==> flow/design.v <==
module mcs_bridge(
  input  [31:0] io_io_address,
  input         io_io_addr_strobe,
  input  [31:0] io_io_write_data,
  input         io_io_write_strobe,
  input  [3:0]  io_io_byte_enable,
  output [31:0] io_io_read_data,
  input         io_io_read_strobe,
  output        io_fp_video_cs,
                io_fp_mmio_cs,
                io_fp_write,
                io_fp_read,
  output [20:0] io_fp_addr,
  output [31:0] io_fp_wr_data,
  input  [31:0] io_fp_rd_data
);
  wire mcs_bridge_enable = io_io_address[31:24] == 8'hC0;
  assign io_io_read_data = io_fp_rd_data;
  assign io_fp_video_cs = mcs_bridge_enable & io_io_address[23];
  assign io_fp_mmio_cs = mcs_bridge_enable & ~(io_io_address[23]);
  assign io_fp_write = io_io_write_strobe;
  assign io_fp_read = io_io_read_strobe;
  assign io_fp_addr = io_io_address[22:2];
  assign io_fp_wr_data = io_io_write_data;
endmodule
module mmio_controller(
  input               io_fp_video_cs,
                      io_fp_mmio_cs,
                      io_fp_write,
                      io_fp_read,
  input  [20:0]       io_fp_addr,
  input  [31:0]       io_fp_wr_data,
  output [31:0]       io_fp_rd_data,
  output [63:0]       io_slot_cs,
  output [63:0][4:0]  io_slot_reg_addr,
  output [63:0][31:0] io_slot_write_data,
  output [63:0]       io_slot_write,
  input  [63:0][31:0] io_slot_read_data,
  output [63:0]       io_slot_read
);
  assign io_fp_rd_data = io_fp_read ? io_slot_read_data[io_fp_addr[10:5]] : 32'h0;
  assign io_slot_cs = io_fp_mmio_cs ? 64'h1 << io_fp_addr[10:5] : 64'h0;
  assign io_slot_reg_addr = {64{io_fp_addr[4:0]}};
  assign io_slot_write_data = {64{io_fp_wr_data}};
  assign io_slot_write = {64{io_fp_write}};
  assign io_slot_read = {64{io_fp_read}};
endmodule
module GPO(
  input                                          clock,
                                                 reset,
  input  [4:0]                                   slot_io_address,
  output [31:0]                                  slot_io_rd_data,
  input  [31:0]                                  slot_io_wr_data,
  input                                          slot_io_read,
                                                 slot_io_write,
                                                 slot_io_cs,
  output [15:0]                                  io
);
  reg [15:0] buf_gpo;
  always @(posedge clock) begin
    if (reset)
      buf_gpo <= 16'h0;
    else if (slot_io_write & slot_io_cs)
      buf_gpo <= slot_io_wr_data[15:0];
  end  
  assign slot_io_rd_data = {16'h0, buf_gpo};
  assign io = buf_gpo;
endmodule
module GPI(
  input         clock,
                reset,
  input  [4:0]  slot_io_address,
  output [31:0] slot_io_rd_data,
  input  [31:0] slot_io_wr_data,
  input         slot_io_read,
                slot_io_write,
                slot_io_cs,
  input  [15:0] io_data_in
);
  reg [31:0] buf_in;
  always @(posedge clock) begin
    if (reset)
      buf_in <= 32'h0;
    else
      buf_in <= {16'h0, io_data_in};
  end  
  assign slot_io_rd_data = buf_in;
endmodule
module timer(
  input         clock,
                reset,
  input  [4:0]  slot_io_address,
  output [31:0] slot_io_rd_data,
  input  [31:0] slot_io_wr_data,
  input         slot_io_read,
                slot_io_write,
                slot_io_cs
);
  reg [63:0] count;
  reg [31:0] config_reg;
  wire        wr_en = slot_io_write & slot_io_cs;
  always @(posedge clock) begin
    if (reset) begin
      count <= 64'h0;
      config_reg <= 32'h0;
    end
    else begin
      if (config_reg[0])
        count <= 64'h0;
      else if (wr_en & slot_io_address == 5'h1)
        count[31:0] <= slot_io_wr_data;
      else if (wr_en & slot_io_address == 5'h2)
        count[63:32] <= slot_io_wr_data;
      else if (config_reg[1])
        count <= count + 64'h1;
      if (slot_io_write & slot_io_cs & ~(|slot_io_address))
        config_reg <= slot_io_wr_data;
    end
  end  
  assign slot_io_rd_data =
    (|slot_io_address)
      ? (slot_io_address == 5'h1
           ? count[31:0]
           : slot_io_address == 5'h2 ? count[63:32] : 32'h0)
      : config_reg;
endmodule
module SevSegDisplay(
  input         clock,
                reset,
                io_enable_7seg,
  input  [31:0] io_display_data,
  output [7:0]  io_anode_select,
  output [6:0]  io_segs
);
  reg  [15:0]      anode_prescaler_c_value;
  reg  [2:0]       count;
  wire [7:0]       _GEN = io_enable_7seg ? ~(8'h1 << count) : 8'h1;
  wire [3:0]       digit =
    _GEN == 8'hFE
      ? io_display_data[3:0]
      : _GEN == 8'hFD
          ? io_display_data[7:4]
          : _GEN == 8'hFB
              ? io_display_data[11:8]
              : _GEN == 8'hF7
                  ? io_display_data[15:12]
                  : _GEN == 8'hEF
                      ? io_display_data[19:16]
                      : _GEN == 8'hDF
                          ? io_display_data[23:20]
                          : _GEN == 8'hBF
                              ? io_display_data[27:24]
                              : _GEN == 8'h7F ? io_display_data[31:28] : 4'h0;
  wire [6:0]       _GEN_0 = {3'h0, digit != 4'hE, 3'h6};
  wire [15:0][6:0] _GEN_1 =
    {{_GEN_0},
     {_GEN_0},
     {7'h21},
     {7'h46},
     {7'h3},
     {7'h8},
     {7'h10},
     {7'h0},
     {7'h78},
     {7'h2},
     {7'h12},
     {7'h19},
     {7'h30},
     {7'h24},
     {7'h79},
     {7'h40}};
  wire             anode_prescaler_wrap_wrap = anode_prescaler_c_value == 16'h9C3F;
  always @(posedge clock) begin
    if (reset) begin
      anode_prescaler_c_value <= 16'h0;
      count <= 3'h0;
    end
    else if (reset) begin
      anode_prescaler_c_value <= 16'h0;
      count <= 3'h0;
    end
    else begin
      if (io_enable_7seg) begin
        if (anode_prescaler_wrap_wrap)
          anode_prescaler_c_value <= 16'h0;
        else
          anode_prescaler_c_value <= anode_prescaler_c_value + 16'h1;
      end
      if (~reset & io_enable_7seg & anode_prescaler_wrap_wrap)
        count <= count + 3'h1;
    end
  end  
  assign io_anode_select = _GEN;
  assign io_segs = _GEN_1[digit];
endmodule
module SevSegDisplay_core(
  input                                                               clock,
                                                                      reset,
  input  [4:0]                                                        slot_io_address,
  output [31:0]                                                       slot_io_rd_data,
  input  [31:0]                                                       slot_io_wr_data,
  input                                                               slot_io_read,
                                                                      slot_io_write,
                                                                      slot_io_cs,
  output [14:0]                                                       io
);
  wire [7:0]  _seg7_io_anode_select;
  wire [6:0]  _seg7_io_segs;
  reg  [31:0] config_reg;
  wire        _GEN = slot_io_address == 5'h0;
  reg  [31:0] display_data;
  wire        _GEN_0 = slot_io_address == 5'h1;
  wire        wr_en = slot_io_write & slot_io_cs;
  always @(posedge clock) begin
    if (reset) begin
      config_reg <= 32'h0;
      display_data <= 32'h0;
    end
    else begin
      if (_GEN & wr_en)
        config_reg <= slot_io_wr_data;
      if (_GEN_0 & wr_en)
        display_data <= slot_io_wr_data;
    end
  end  
  SevSegDisplay seg7 (
    .clock           (clock),
    .reset           (reset),
    .io_enable_7seg  (config_reg[0]),
    .io_display_data (display_data),
    .io_anode_select (_seg7_io_anode_select),
    .io_segs         (_seg7_io_segs)
  );
  assign slot_io_rd_data = _GEN_0 ? display_data : _GEN ? config_reg : 32'h0;
  assign io = {_seg7_io_anode_select, _seg7_io_segs};
endmodule
module mmio_subsystem(
  input         clock,
                reset,
                io_fp_video_cs,
                io_fp_mmio_cs,
                io_fp_write,
                io_fp_read,
  input  [20:0] io_fp_addr,
  input  [31:0] io_fp_wr_data,
  output [31:0] io_fp_rd_data,
  input  [15:0] io_data_in,
  output [15:0] io_data_out,
  output [7:0]  io_anode_assert,
  output [6:0]  io_segs
);
  wire [31:0]       _sevenSegDisplay_slot_io_rd_data;
  wire [14:0]       _sevenSegDisplay_io;
  wire [31:0]       _timer_slot_io_rd_data;
  wire [31:0]       _gpi_slot_io_rd_data;
  wire [31:0]       _gpo_slot_io_rd_data;
  wire [15:0]       _gpo_io;
  wire [63:0]       _mmioController_io_slot_cs;
  wire [63:0][4:0]  _mmioController_io_slot_reg_addr;
  wire [63:0][31:0] _mmioController_io_slot_write_data;
  wire [63:0]       _mmioController_io_slot_write;
  wire [63:0]       _mmioController_io_slot_read;
  mmio_controller mmioController (
    .io_fp_video_cs     (io_fp_video_cs),
    .io_fp_mmio_cs      (io_fp_mmio_cs),
    .io_fp_write        (io_fp_write),
    .io_fp_read         (io_fp_read),
    .io_fp_addr         (io_fp_addr),
    .io_fp_wr_data      (io_fp_wr_data),
    .io_fp_rd_data      (io_fp_rd_data),
    .io_slot_cs         (_mmioController_io_slot_cs),
    .io_slot_reg_addr   (_mmioController_io_slot_reg_addr),
    .io_slot_write_data (_mmioController_io_slot_write_data),
    .io_slot_write      (_mmioController_io_slot_write),
    .io_slot_read_data
      ({{32'hFFFFFFFF},
        {32'hFFFFFFFF},
        {32'hFFFFFFFF},
        {32'hFFFFFFFF},
        {32'hFFFFFFFF},
        {32'hFFFFFFFF},
        {32'hFFFFFFFF},
        {32'hFFFFFFFF},
        {32'hFFFFFFFF},
        {32'hFFFFFFFF},
        {32'hFFFFFFFF},
        {32'hFFFFFFFF},
        {32'hFFFFFFFF},
        {32'hFFFFFFFF},
        {32'hFFFFFFFF},
        {32'hFFFFFFFF},
        {32'hFFFFFFFF},
        {32'hFFFFFFFF},
        {32'hFFFFFFFF},
        {32'hFFFFFFFF},
        {32'hFFFFFFFF},
        {32'hFFFFFFFF},
        {32'hFFFFFFFF},
        {32'hFFFFFFFF},
        {32'hFFFFFFFF},
        {32'hFFFFFFFF},
        {32'hFFFFFFFF},
        {32'hFFFFFFFF},
        {32'hFFFFFFFF},
        {32'hFFFFFFFF},
        {32'hFFFFFFFF},
        {32'hFFFFFFFF},
        {32'hFFFFFFFF},
        {32'hFFFFFFFF},
        {32'hFFFFFFFF},
        {32'hFFFFFFFF},
        {32'hFFFFFFFF},
        {32'hFFFFFFFF},
        {32'hFFFFFFFF},
        {32'hFFFFFFFF},
        {32'hFFFFFFFF},
        {32'hFFFFFFFF},
        {32'hFFFFFFFF},
        {32'hFFFFFFFF},
        {32'hFFFFFFFF},
        {32'hFFFFFFFF},
        {32'hFFFFFFFF},
        {32'hFFFFFFFF},
        {32'hFFFFFFFF},
        {32'hFFFFFFFF},
        {32'hFFFFFFFF},
        {32'hFFFFFFFF},
        {32'hFFFFFFFF},
        {32'hFFFFFFFF},
        {32'hFFFFFFFF},
        {32'hFFFFFFFF},
        {32'hFFFFFFFF},
        {32'hFFFFFFFF},
        {32'hFFFFFFFF},
        {32'hFFFFFFFF},
        {_sevenSegDisplay_slot_io_rd_data},
        {_timer_slot_io_rd_data},
        {_gpi_slot_io_rd_data},
        {_gpo_slot_io_rd_data}}),
    .io_slot_read       (_mmioController_io_slot_read)
  );
  GPO gpo (
    .clock           (clock),
    .reset           (reset),
    .slot_io_address (_mmioController_io_slot_reg_addr[6'h0]),
    .slot_io_rd_data (_gpo_slot_io_rd_data),
    .slot_io_wr_data (_mmioController_io_slot_write_data[6'h0]),
    .slot_io_read    (_mmioController_io_slot_read[0]),
    .slot_io_write   (_mmioController_io_slot_write[0]),
    .slot_io_cs      (_mmioController_io_slot_cs[0]),
    .io              (_gpo_io)
  );
  GPI gpi (
    .clock           (clock),
    .reset           (reset),
    .slot_io_address (_mmioController_io_slot_reg_addr[6'h1]),
    .slot_io_rd_data (_gpi_slot_io_rd_data),
    .slot_io_wr_data (_mmioController_io_slot_write_data[6'h1]),
    .slot_io_read    (_mmioController_io_slot_read[1]),
    .slot_io_write   (_mmioController_io_slot_write[1]),
    .slot_io_cs      (_mmioController_io_slot_cs[1]),
    .io_data_in      (io_data_in)
  );
  timer timer (
    .clock           (clock),
    .reset           (reset),
    .slot_io_address (_mmioController_io_slot_reg_addr[6'h2]),
    .slot_io_rd_data (_timer_slot_io_rd_data),
    .slot_io_wr_data (_mmioController_io_slot_write_data[6'h2]),
    .slot_io_read    (_mmioController_io_slot_read[2]),
    .slot_io_write   (_mmioController_io_slot_write[2]),
    .slot_io_cs      (_mmioController_io_slot_cs[2])
  );
  SevSegDisplay_core sevenSegDisplay (
    .clock           (clock),
    .reset           (reset),
    .slot_io_address (_mmioController_io_slot_reg_addr[6'h3]),
    .slot_io_rd_data (_sevenSegDisplay_slot_io_rd_data),
    .slot_io_wr_data (_mmioController_io_slot_write_data[6'h3]),
    .slot_io_read    (_mmioController_io_slot_read[3]),
    .slot_io_write   (_mmioController_io_slot_write[3]),
    .slot_io_cs      (_mmioController_io_slot_cs[3]),
    .io              (_sevenSegDisplay_io)
  );
  assign io_data_out = _gpo_io;
  assign io_anode_assert = _sevenSegDisplay_io[14:7];
  assign io_segs = _sevenSegDisplay_io[6:0];
endmodule
module Top(
  input         clock,
                reset,
  input  [31:0] io_address,
  input         io_addr_strobe,
  input  [31:0] io_write_data,
  input         io_write_strobe,
  input  [3:0]  io_byte_enable,
  input         io_read_strobe,
  output [31:0] io_read_data,
  input  [15:0] sw,
  output [15:0] led,
  output [7:0]  anode_assert,
  output [6:0]  segs
);
  wire [31:0] _mmioSubsystem_io_fp_rd_data;
  wire        _mcsBridge_io_fp_video_cs;
  wire        _mcsBridge_io_fp_mmio_cs;
  wire        _mcsBridge_io_fp_write;
  wire        _mcsBridge_io_fp_read;
  wire [20:0] _mcsBridge_io_fp_addr;
  wire [31:0] _mcsBridge_io_fp_wr_data;
  mcs_bridge mcsBridge (
    .io_io_address      (io_address),
    .io_io_addr_strobe  (io_addr_strobe),
    .io_io_write_data   (io_write_data),
    .io_io_write_strobe (io_write_strobe),
    .io_io_byte_enable  (io_byte_enable),
    .io_io_read_data    (io_read_data),
    .io_io_read_strobe  (io_read_strobe),
    .io_fp_video_cs     (_mcsBridge_io_fp_video_cs),
    .io_fp_mmio_cs      (_mcsBridge_io_fp_mmio_cs),
    .io_fp_write        (_mcsBridge_io_fp_write),
    .io_fp_read         (_mcsBridge_io_fp_read),
    .io_fp_addr         (_mcsBridge_io_fp_addr),
    .io_fp_wr_data      (_mcsBridge_io_fp_wr_data),
    .io_fp_rd_data      (_mmioSubsystem_io_fp_rd_data)
  );
  mmio_subsystem mmioSubsystem (
    .clock           (clock),
    .reset           (reset),
    .io_fp_video_cs  (_mcsBridge_io_fp_video_cs),
    .io_fp_mmio_cs   (_mcsBridge_io_fp_mmio_cs),
    .io_fp_write     (_mcsBridge_io_fp_write),
    .io_fp_read      (_mcsBridge_io_fp_read),
    .io_fp_addr      (_mcsBridge_io_fp_addr),
    .io_fp_wr_data   (_mcsBridge_io_fp_wr_data),
    .io_fp_rd_data   (_mmioSubsystem_io_fp_rd_data),
    .io_data_in      (sw),
    .io_data_out     (led),
    .io_anode_assert (anode_assert),
    .io_segs         (segs)
  );
endmodule
# From RTL to reports: Top
# Module Top before and after one edit of its RTL, step after step.
# Lines under "before" count in the file above, lines under "after" in the edited file.
# "delta" is "after" less "before", of the values as shown; "rel_change_pct" is that difference over "before", in percent.
# Operators carry their Yosys type and port widths (W data, S select, Z words).
inputs:
  design: "Top"
  clock: "clock"
  library: "sky130hd"
  pvt_corner: "tt_025C_1v80"

# The edit
# Unified diff, file above to edited file.
# The edit is scripted: it alters the design's behaviour and was not made to optimise anything.
# begin of diff
@@ -397,9 +397,11 @@
   input         io_read_strobe,
   output [31:0] io_read_data,
-  input  [15:0] sw,
+  input  [15:0] sw_ext,
   output [15:0] led,
   output [7:0]  anode_assert,
   output [6:0]  segs
 );
+  reg [15:0] sw;
+  always @(posedge clock) sw <= sw_ext;
   wire [31:0] _mmioSubsystem_io_fp_rd_data;
   wire        _mcsBridge_io_fp_video_cs;
# end of diff

# Word level
# Yosys after proc, flatten, opt, wreduce and memory -nomap, before mapping. Memory bits, and registers merged into a memory's read port (data or address), are not among the register bits. Print and check cells are not counted. Equal cells are merged and count once.
op_classes:
  columns: ["item", "before", "after", "delta", "rel_change_pct"]
  rows:
  - ["n_addsub", 3, 3, 0, 0.00]
  - ["n_mul", 1, 1, 0, 0.00]
  - ["div", 0, 0, 0, null]
  - ["compare", 0, 0, 0, null]
  - ["n_eq", 14, 14, 0, 0.00]
  - ["shifts", 4, 4, 0, 0.00]
  - ["mux", 22, 22, 0, 0.00]
  - ["logic", 16, 16, 0, 0.00]
  - ["reduce_logical", 7, 7, 0, 0.00]
op_table:
  columns: ["cell", "before", "after", "delta", "rel_change_pct"]
  rows:
  - ["$and A1 B1 Y1", 11, 11, 0, 0.00]
  - ["$mux W32", 11, 11, 0, 0.00]
  - ["$mux W4", 9, 9, 0, 0.00]
  - ["$eq A8 B8 Y1 const B", 8, 8, 0, 0.00]
  - ["$not A1 Y1", 4, 4, 0, 0.00]
  - ["$reduce_and A2 Y1", 2, 2, 0, 0.00]
  - ["$reduce_bool A2 Y1", 2, 2, 0, 0.00]
  - ["$add A16 B1 Y16 const B", 1, 1, 0, 0.00]
  - ["$add A3 B1 Y3 const B", 1, 1, 0, 0.00]
  - ["$add A64 B1 Y64 const B", 1, 1, 0, 0.00]
  - ["$eq A16 B16 Y1 const B", 1, 1, 0, 0.00]
  - ["$eq A5 B1 Y1 const B", 1, 1, 0, 0.00]
  - ["$eq A5 B2 Y1 const B", 1, 1, 0, 0.00]
  - ["$eq A8 B7 Y1 const B", 1, 1, 0, 0.00]
  - ["$logic_not A5 Y1", 1, 1, 0, 0.00]
  - ["$mul A4 B3 Y7 const B", 1, 1, 0, 0.00]
  - ["$mux W16", 1, 1, 0, 0.00]
  - ["$mux W8", 1, 1, 0, 0.00]
  - ["$ne A2 B2 Y1 const B", 1, 1, 0, 0.00]
  - ["$ne A4 B4 Y1 const B", 1, 1, 0, 0.00]
  - ["$not A8 Y8", 1, 1, 0, 0.00]
  - ["$reduce_or A2 Y1", 1, 1, 0, 0.00]
  - ["$reduce_or A5 Y1", 1, 1, 0, 0.00]
  - ["$shiftx A112 B32 Y7", 1, 1, 0, 0.00]
  - ["$shiftx A2048 B12 Y32", 1, 1, 0, 0.00]
  - ["$shl A1 B3 Y8 const A", 1, 1, 0, 0.00]
  - ["$shl A1 B6 Y4 const A", 1, 1, 0, 0.00]
bits:
  columns: ["item", "before", "after", "delta", "rel_change_pct"]
  rows:
  - ["reg_bits", 227, 243, 16, 7.05]
  - ["latch_bits", 0, 0, 0, null]
  - ["ram_bits", 0, 0, 0, null]
  - ["mem_bits_ro", 0, 0, 0, null]
  - ["clocked_rd_ports_x_width", 0, 0, 0, null]
  - ["mem_count", 0, 0, 0, null]
  - ["in_bits", 89, 89, 0, 0.00]
  - ["out_inout_bits", 63, 63, 0, 0.00]
  - ["elab_cells", 77, 78, 1, 1.30]

# Depth
# Longest topological path by Yosys (ltp), each cell counted once; first at word level (registers and memories cut), then after technology mapping (sequential cells cut; the memories' decode and read muxes count).
depth:
  columns: ["item", "before", "after", "delta", "rel_change_pct"]
  rows:
  - ["depth_word", 14, 14, 0, 0.00]
  - ["abc_area", "0", "0", null, null]
  - ["mapped_depth", 14, 13, -1, -7.14]
  - ["mapped_depth_nobuf", 13, 11, -2, -15.38]

# After synthesis
# Yosys stat after the flow's synthesis: flattened, memories mapped to cells. It holds for the ABC_AREA given above (unset counts as 0); a run with the other value may have another netlist.
types:
  columns: ["cell", "before", "after", "delta", "rel_change_pct"]
  rows:
  - ["sky130_fd_sc_hd__a21oi_1", 188, 210, 22, 11.70]
  - ["sky130_fd_sc_hd__nor2_1", 102, 124, 22, 21.57]
  - ["sky130_fd_sc_hd__o21ai_0", 73, 95, 22, 30.14]
  - ["sky130_fd_sc_hd__a22oi_1", 13, 35, 22, 169.23]
  - ["sky130_fd_sc_hd__o21a_1", 17, 0, -17, -100.00]
  - ["sky130_fd_sc_hd__dfxtp_1", 211, 227, 16, 7.58]
  - ["sky130_fd_sc_hd__nand3_1", 62, 46, -16, -25.81]
  - ["sky130_fd_sc_hd__mux4_2", 16, 0, -16, -100.00]
  - ["sky130_fd_sc_hd__a221oi_1", 2, 16, 14, 700.00]
  - ["sky130_fd_sc_hd__and3_1", 25, 12, -13, -52.00]
  - ["sky130_fd_sc_hd__a22o_1", 17, 5, -12, -70.59]
  - ["sky130_fd_sc_hd__and4_1", 15, 5, -10, -66.67]
  - ["sky130_fd_sc_hd__buf_2", 9, 0, -9, -100.00]
  - ["sky130_fd_sc_hd__nand3b_1", 0, 8, 8, null]
  - ["sky130_fd_sc_hd__clkbuf_1", 106, 113, 7, 6.60]
  - ["sky130_fd_sc_hd__or4_1", 6, 13, 7, 116.67]
  - ["sky130_fd_sc_hd__and2_1", 5, 12, 7, 140.00]
  - ["sky130_fd_sc_hd__nand2_1", 331, 325, -6, -1.81]
# Not every row of either side is listed.
mapped:
  columns: ["item", "before", "after", "delta", "rel_change_pct"]
  rows:
  - ["cells", 1558, 1618, 60, 3.85]
  - ["area_mm2", 0.011695, 0.0119677, 0.0002727, 2.33]
  - ["seqArea_mm2", 0.0042241, 0.0045444, 0.0003203, 7.58]
  - ["ffs", 211, 227, 16, 7.58]
  - ["buffers", 123, 123, 0, 0.00]
# The figures by module come from a second, unflattened synthesis with its own total; it is not the netlist above.
unflattened:
  columns: ["item", "before", "after", "delta", "rel_change_pct"]
  rows:
  - ["hier_cells", 5304, 5320, 16, 0.30]
  - ["area_unflattened_mm2", 0.0478734, 0.0481937, 0.0003203, 0.67]
# Each row is one instance without its submodules.
modules_before:
  columns: ["module", "instances", "n_cells", "mod_area_mm2", "mod_seq_area_mm2"]
  rows:
  - ["mmio_controller", 1, 3740, 0.0348759, 0]
  - ["timer", 1, 805, 0.0059182, 0.0019218]
  - ["SevSegDisplay_core", 1, 288, 0.0029804, 0.0012812]
  - ["SevSegDisplay", 1, 223, 0.0018443, 0.0003804]
  - ["GPO", 1, 105, 0.0009772, 0.0003203]
  - ["mcs_bridge", 1, 92, 0.0006857, 0]
  - ["GPI", 1, 50, 0.0005881, 0.0003203]
  - ["mmio_subsystem", 1, 1, 0.0000038, 0]
  - ["Top", 1, 0, 0, 0]
modules_after:
  columns: ["module", "instances", "n_cells", "mod_area_mm2", "mod_seq_area_mm2"]
  rows:
  - ["mmio_controller", 1, 3740, 0.0348759, 0]
  - ["timer", 1, 805, 0.0059182, 0.0019218]
  - ["SevSegDisplay_core", 1, 288, 0.0029804, 0.0012812]
  - ["SevSegDisplay", 1, 223, 0.0018443, 0.0003804]
  - ["GPO", 1, 105, 0.0009772, 0.0003203]
  - ["mcs_bridge", 1, 92, 0.0006857, 0]
  - ["GPI", 1, 50, 0.0005881, 0.0003203]
  - ["Top", 1, 16, 0.0003203, 0.0003203]
  - ["mmio_subsystem", 1, 1, 0.0000038, 0]

# Timing after synthesis
# Source: OpenSTA report_checks on the synthesized netlist (no wires, ideal clock, input and output delay 20% of the period each), path of least setup slack; recovery checks are left aside. Register names are those of the netlist, which keeps one name where synthesis merged equal registers.
synth_timing:
  columns: ["item", "before", "after", "delta", "rel_change_pct"]
  rows:
  - ["path_type", "reg-to-output", "reg-to-output", null, null]
  - ["from", "register mmioSubsystem.sevenSegDisplay.seg7.count[2]", "register mmioSubsystem.sevenSegDisplay.seg7.count[2]", null, null]
  - ["to", "output port segs[1]", "output port segs[3]", null, null]
  - ["tclk_ps", 4500, 4500, 0, 0.00]
  - ["output_delay_ps", 900, 900, 0, 0.00]
  - ["t_first_pin_ps", 0, 0, 0, null]
  - ["t_arrival_ps", 3260, 3414, 154, 4.72]
  - ["required_ps", 3600, 3600, 0, 0.00]
  - ["slack_ps", 340, 186, -154, null]
  - ["delay_ps", 3260, 3414, 154, 4.72]
  - ["path_stages", 14, 13, -1, -7.14]
  - ["n_path_buf", 1, 2, 1, 100.00]
  - ["period_less_setup_slack_ps", 4160, 4314, 154, 3.70]
# "delay_ps" is the arrival time less input delay plus setup time.
# A path that ends at an output port has no setup time.
# "path_stages" counts driving pins, that of a launching flip-flop among them; a cell with two outputs on the path counts twice.
# "period_less_setup_slack_ps" = period - worst setup slack (recovery checks aside). The figure is calculated, with input and output delays left at 20% of the set period.
# The rows between start and end are the longest chain of elaborated cells between them; the timing report does not say that the signal goes this way. Where chains are equally long, one stands for them.
# A line is the first line of the expression or statement that the cell stems from. Yosys adds cells for indexed reads and writes and turns some case tables into memories.
# A register here has more assigning lines than the two given.
synth_via_before:
  cell_sequence: "sky130_fd_sc_hd__dfxtp_1 > sky130_fd_sc_hd__clkbuf_1 > sky130_fd_sc_hd__inv_1 > sky130_fd_sc_hd__ha_1 > sky130_fd_sc_hd__nor4b_2 > sky130_fd_sc_hd__nand3_1 > sky130_fd_sc_hd__nand3_1 > sky130_fd_sc_hd__nor3_1 > sky130_fd_sc_hd__o32ai_1 > sky130_fd_sc_hd__inv_1 > sky130_fd_sc_hd__ha_1 > sky130_fd_sc_hd__inv_1 > sky130_fd_sc_hd__a21oi_1 > sky130_fd_sc_hd__mux2_2"
synth_rtl_before:
  columns: ["item", "line_no", "text"]
  rows:
  - ["start, declared", 136, "reg  [2:0]       count;"]
  - ["start, assigned", 176, "count <= 3'h0;"]
  - ["start, assigned", 190, "count <= count + 3'h1;"]
  - ["end, declared", 402, "output [6:0]  segs"]
# before: No chain of elaborated cells between the ends is given.
synth_via_after:
  cell_sequence: "sky130_fd_sc_hd__dfxtp_1 > sky130_fd_sc_hd__clkbuf_1 > sky130_fd_sc_hd__inv_1 > sky130_fd_sc_hd__ha_1 > sky130_fd_sc_hd__clkbuf_1 > sky130_fd_sc_hd__or4b_2 > sky130_fd_sc_hd__a21oi_1 > sky130_fd_sc_hd__o2111ai_1 > sky130_fd_sc_hd__a211oi_1 > sky130_fd_sc_hd__inv_1 > sky130_fd_sc_hd__ha_1 > sky130_fd_sc_hd__mux2_2 > sky130_fd_sc_hd__a22oi_1"
  elab_chain_cells: 14
  cells_between: 22
  cone_lines: 11
  classes_between: "mul (1); eq/ne (9); shift (2); mux (9); logic (1)"
synth_rtl_after:
  columns: ["item", "line_no", "text"]
  rows:
  - ["start, declared", 136, "reg  [2:0]       count;"]
  - ["start, assigned", 176, "count <= 3'h0;"]
  - ["start, assigned", 190, "count <= count + 3'h1;"]
  - ["$shl A1 B3 Y8", 137, "wire [7:0]       _GEN = io_enable_7seg ? ~(8'h1 << count) : 8'h1;"]
  - ["$not A8 Y8", 137, null]
  - ["$mux W8", 137, null]
  - ["$eq A8 B7 Y1", 153, ": _GEN == 8'h7F ? io_display_data[31:28] : 4'h0;"]
  - ["$mux W4", 153, null]
  - ["$mux W4", 151, ": _GEN == 8'hBF"]
  - ["$mux W4", 149, ": _GEN == 8'hDF"]
  - ["$mux W4", 147, ": _GEN == 8'hEF"]
  - ["$mux W4", 145, ": _GEN == 8'hF7"]
  - ["$mux W4", 143, ": _GEN == 8'hFB"]
  - ["$mux W4", 141, ": _GEN == 8'hFD"]
  - ["$mux W4", 139, "_GEN == 8'hFE"]
  - ["$mul A4 B3 Y7", 194, "assign io_segs = _GEN_1[digit];"]
  - ["$shiftx A112 B32 Y7", 194, null]
  - ["end, declared", 402, "output [6:0]  segs"]

# Worst path after layout
# Path of least setup slack in the final report of the runs of set A (OpenROAD, finished layout, wires in). Where an end is a register, its clock arrival counts in the times.
# The report prints the path's times to 10 ps; the period is as set.
layout_timing:
  columns: ["item", "before", "after", "delta", "rel_change_pct"]
  rows:
  - ["path_type", "input-to-output", "input-to-output", null, null]
  - ["from", "input port io_address[6]", "input port io_address[3]", null, null]
  - ["to", "output port io_read_data[3]", "output port io_read_data[30]", null, null]
  - ["tclk_ps", 4500, 4500, 0, 0.00]
  - ["input_delay_ps", 900, 900, 0, 0.00]
  - ["output_delay_ps", 900, 900, 0, 0.00]
  - ["t_first_pin_ps", 900, 900, 0, 0.00]
  - ["t_arrival_ps", 3520, 3540, 20, 0.57]
  - ["required_ps", 3600, 3600, 0, 0.00]
  - ["slack_ps", 80, 60, -20, null]
  - ["path_stages", 11, 10, -1, -9.09]
  - ["n_path_buf", 5, 4, -1, -20.00]
# The rows between start and end are the longest chain of elaborated cells between them; the timing report does not say that the signal goes this way. Where chains are equally long, one stands for them.
layout_via_before:
  cell_sequence: "sky130_fd_sc_hd__clkdlybuf4s50_1 > sky130_fd_sc_hd__nor4_4 > sky130_fd_sc_hd__buf_6 > sky130_fd_sc_hd__nand2_1 > sky130_fd_sc_hd__buf_12 > sky130_fd_sc_hd__nor2_1 > sky130_fd_sc_hd__a21oi_1 > sky130_fd_sc_hd__buf_4 > sky130_fd_sc_hd__mux4_2 > sky130_fd_sc_hd__o21a_1 > sky130_fd_sc_hd__clkdlybuf4s50_1"
  elab_chain_cells: 6
  cells_between: 11
  classes_between: "eq/ne (2); shift (1); mux (6); reduce/logical (2)"
layout_rtl_before:
  columns: ["item", "line_no", "text"]
  rows:
  - ["start, declared", 392, "input  [31:0] io_address,"]
  - ["$eq A5 B2 Y1", 124, ": slot_io_address == 5'h2 ? count[63:32] : 32'h0)"]
  - ["$mux W32", 124, null]
  - ["$mux W32", 122, "? (slot_io_address == 5'h1"]
  - ["$mux W32", 121, "(|slot_io_address)"]
  - ["$shiftx A2048 B12 Y32", 41, "assign io_fp_rd_data = io_fp_read ? io_slot_read_data[io_fp_addr[10:5]] : 32'h0;"]
  - ["$mux W32", 41, null]
  - ["end, declared", 398, "output [31:0] io_read_data,"]
layout_via_after:
  cell_sequence: "sky130_fd_sc_hd__clkdlybuf4s50_1 > sky130_fd_sc_hd__nor4_2 > sky130_fd_sc_hd__and2_4 > sky130_fd_sc_hd__buf_4 > sky130_fd_sc_hd__clkbuf_16 > sky130_fd_sc_hd__nand2_1 > sky130_fd_sc_hd__a21oi_1 > sky130_fd_sc_hd__o211ai_1 > sky130_fd_sc_hd__a21boi_0 > sky130_fd_sc_hd__clkdlybuf4s50_1"
  elab_chain_cells: 6
  cells_between: 11
  classes_between: "eq/ne (2); shift (1); mux (6); reduce/logical (2)"
layout_rtl_after:
  columns: ["item", "line_no", "text"]
  rows:
  - ["start, declared", 392, "input  [31:0] io_address,"]
  - ["$eq A5 B2 Y1", 124, ": slot_io_address == 5'h2 ? count[63:32] : 32'h0)"]
  - ["$mux W32", 124, null]
  - ["$mux W32", 122, "? (slot_io_address == 5'h1"]
  - ["$mux W32", 121, "(|slot_io_address)"]
  - ["$shiftx A2048 B12 Y32", 41, "assign io_fp_rd_data = io_fp_read ? io_slot_read_data[io_fp_addr[10:5]] : 32'h0;"]
  - ["$mux W32", 41, null]
  - ["end, declared", 398, "output [31:0] io_read_data,"]

# Flow runs
# Both versions went through the flow (Yosys, OpenROAD) with the same settings in each pair. Constraints: input delay and output delay 20% of the set period each, output load 0.01 pF.
settings_set_A:
  CORE_UTILIZATION: 40
  period_ns: 4.5
  CAP_MARGIN: 20
  CORE_MARGIN: 2
  SLEW_MARGIN: 20
results_set_A:
  columns: ["item", "before", "after", "delta", "rel_change_pct"]
  rows:
  - ["synthesis_area_mm2", 0.011695, 0.0119677, 0.0002727, 2.33]
  - ["die_footprint_mm2", 0.0306215, 0.0313184, 0.0006969, 2.28]
  - ["final_cell_area_mm2", 0.0147054, 0.0150932, 0.0003878, 2.64]
  - ["post_route_util_pct", 51.1, 51.1, 0.0, null]
  - ["ws_setup_ps", 84, 59, -25, null]
  - ["fin_tns_ps", 0, 0, 0, null]
  - ["fin_hold_ws_ps", 451, 435, -16, null]
  - ["total_power_uw", 4388, 4532, 144, 3.28]
  - ["achieved_clock_period_ps", 4416, 4441, 25, 0.57]
settings_set_B:
  CELL_PAD_IN_SITES_GLOBAL_PLACEMENT: 1
  CORE_UTILIZATION: 22
  MAX_ROUTING_LAYER: "met5"
  MIN_ROUTING_LAYER: "met2"
  PLACE_DENSITY_LB_ADDON: 0.19
  period_ns: 3.82
  CAP_MARGIN: 20
  CORE_MARGIN: 2
  SLEW_MARGIN: 20
results_set_B:
  columns: ["item", "before", "after", "delta", "rel_change_pct"]
  rows:
  - ["synthesis_area_mm2", 0.011695, 0.0119677, 0.0002727, 2.33]
  - ["die_footprint_mm2", 0.0550184, 0.0562804, 0.0012620, 2.29]
  - ["final_cell_area_mm2", 0.0159691, 0.0170889, 0.0011198, 7.01]
  - ["post_route_util_pct", 30.4, 31.8, 1.4, null]
  - ["ws_setup_ps", -286, -412, -126, null]
  - ["fin_tns_ps", -1839, -2459, -620, null]
  - ["fin_hold_ws_ps", 449, 431, -18, null]
  - ["total_power_uw", 5331, 5963, 632, 11.86]
  - ["achieved_clock_period_ps", 4106, 4232, 126, 3.07]
# "achieved_clock_period_ps" means the clock period less the worst setup slack. The figure is calculated, with input and output delays left at 20% of the set period.
# By "total_power_uw" is meant OpenSTA's value without simulated activity: inputs other than the clock are taken to toggle once in ten clock periods, and the tool carries that through the logic.
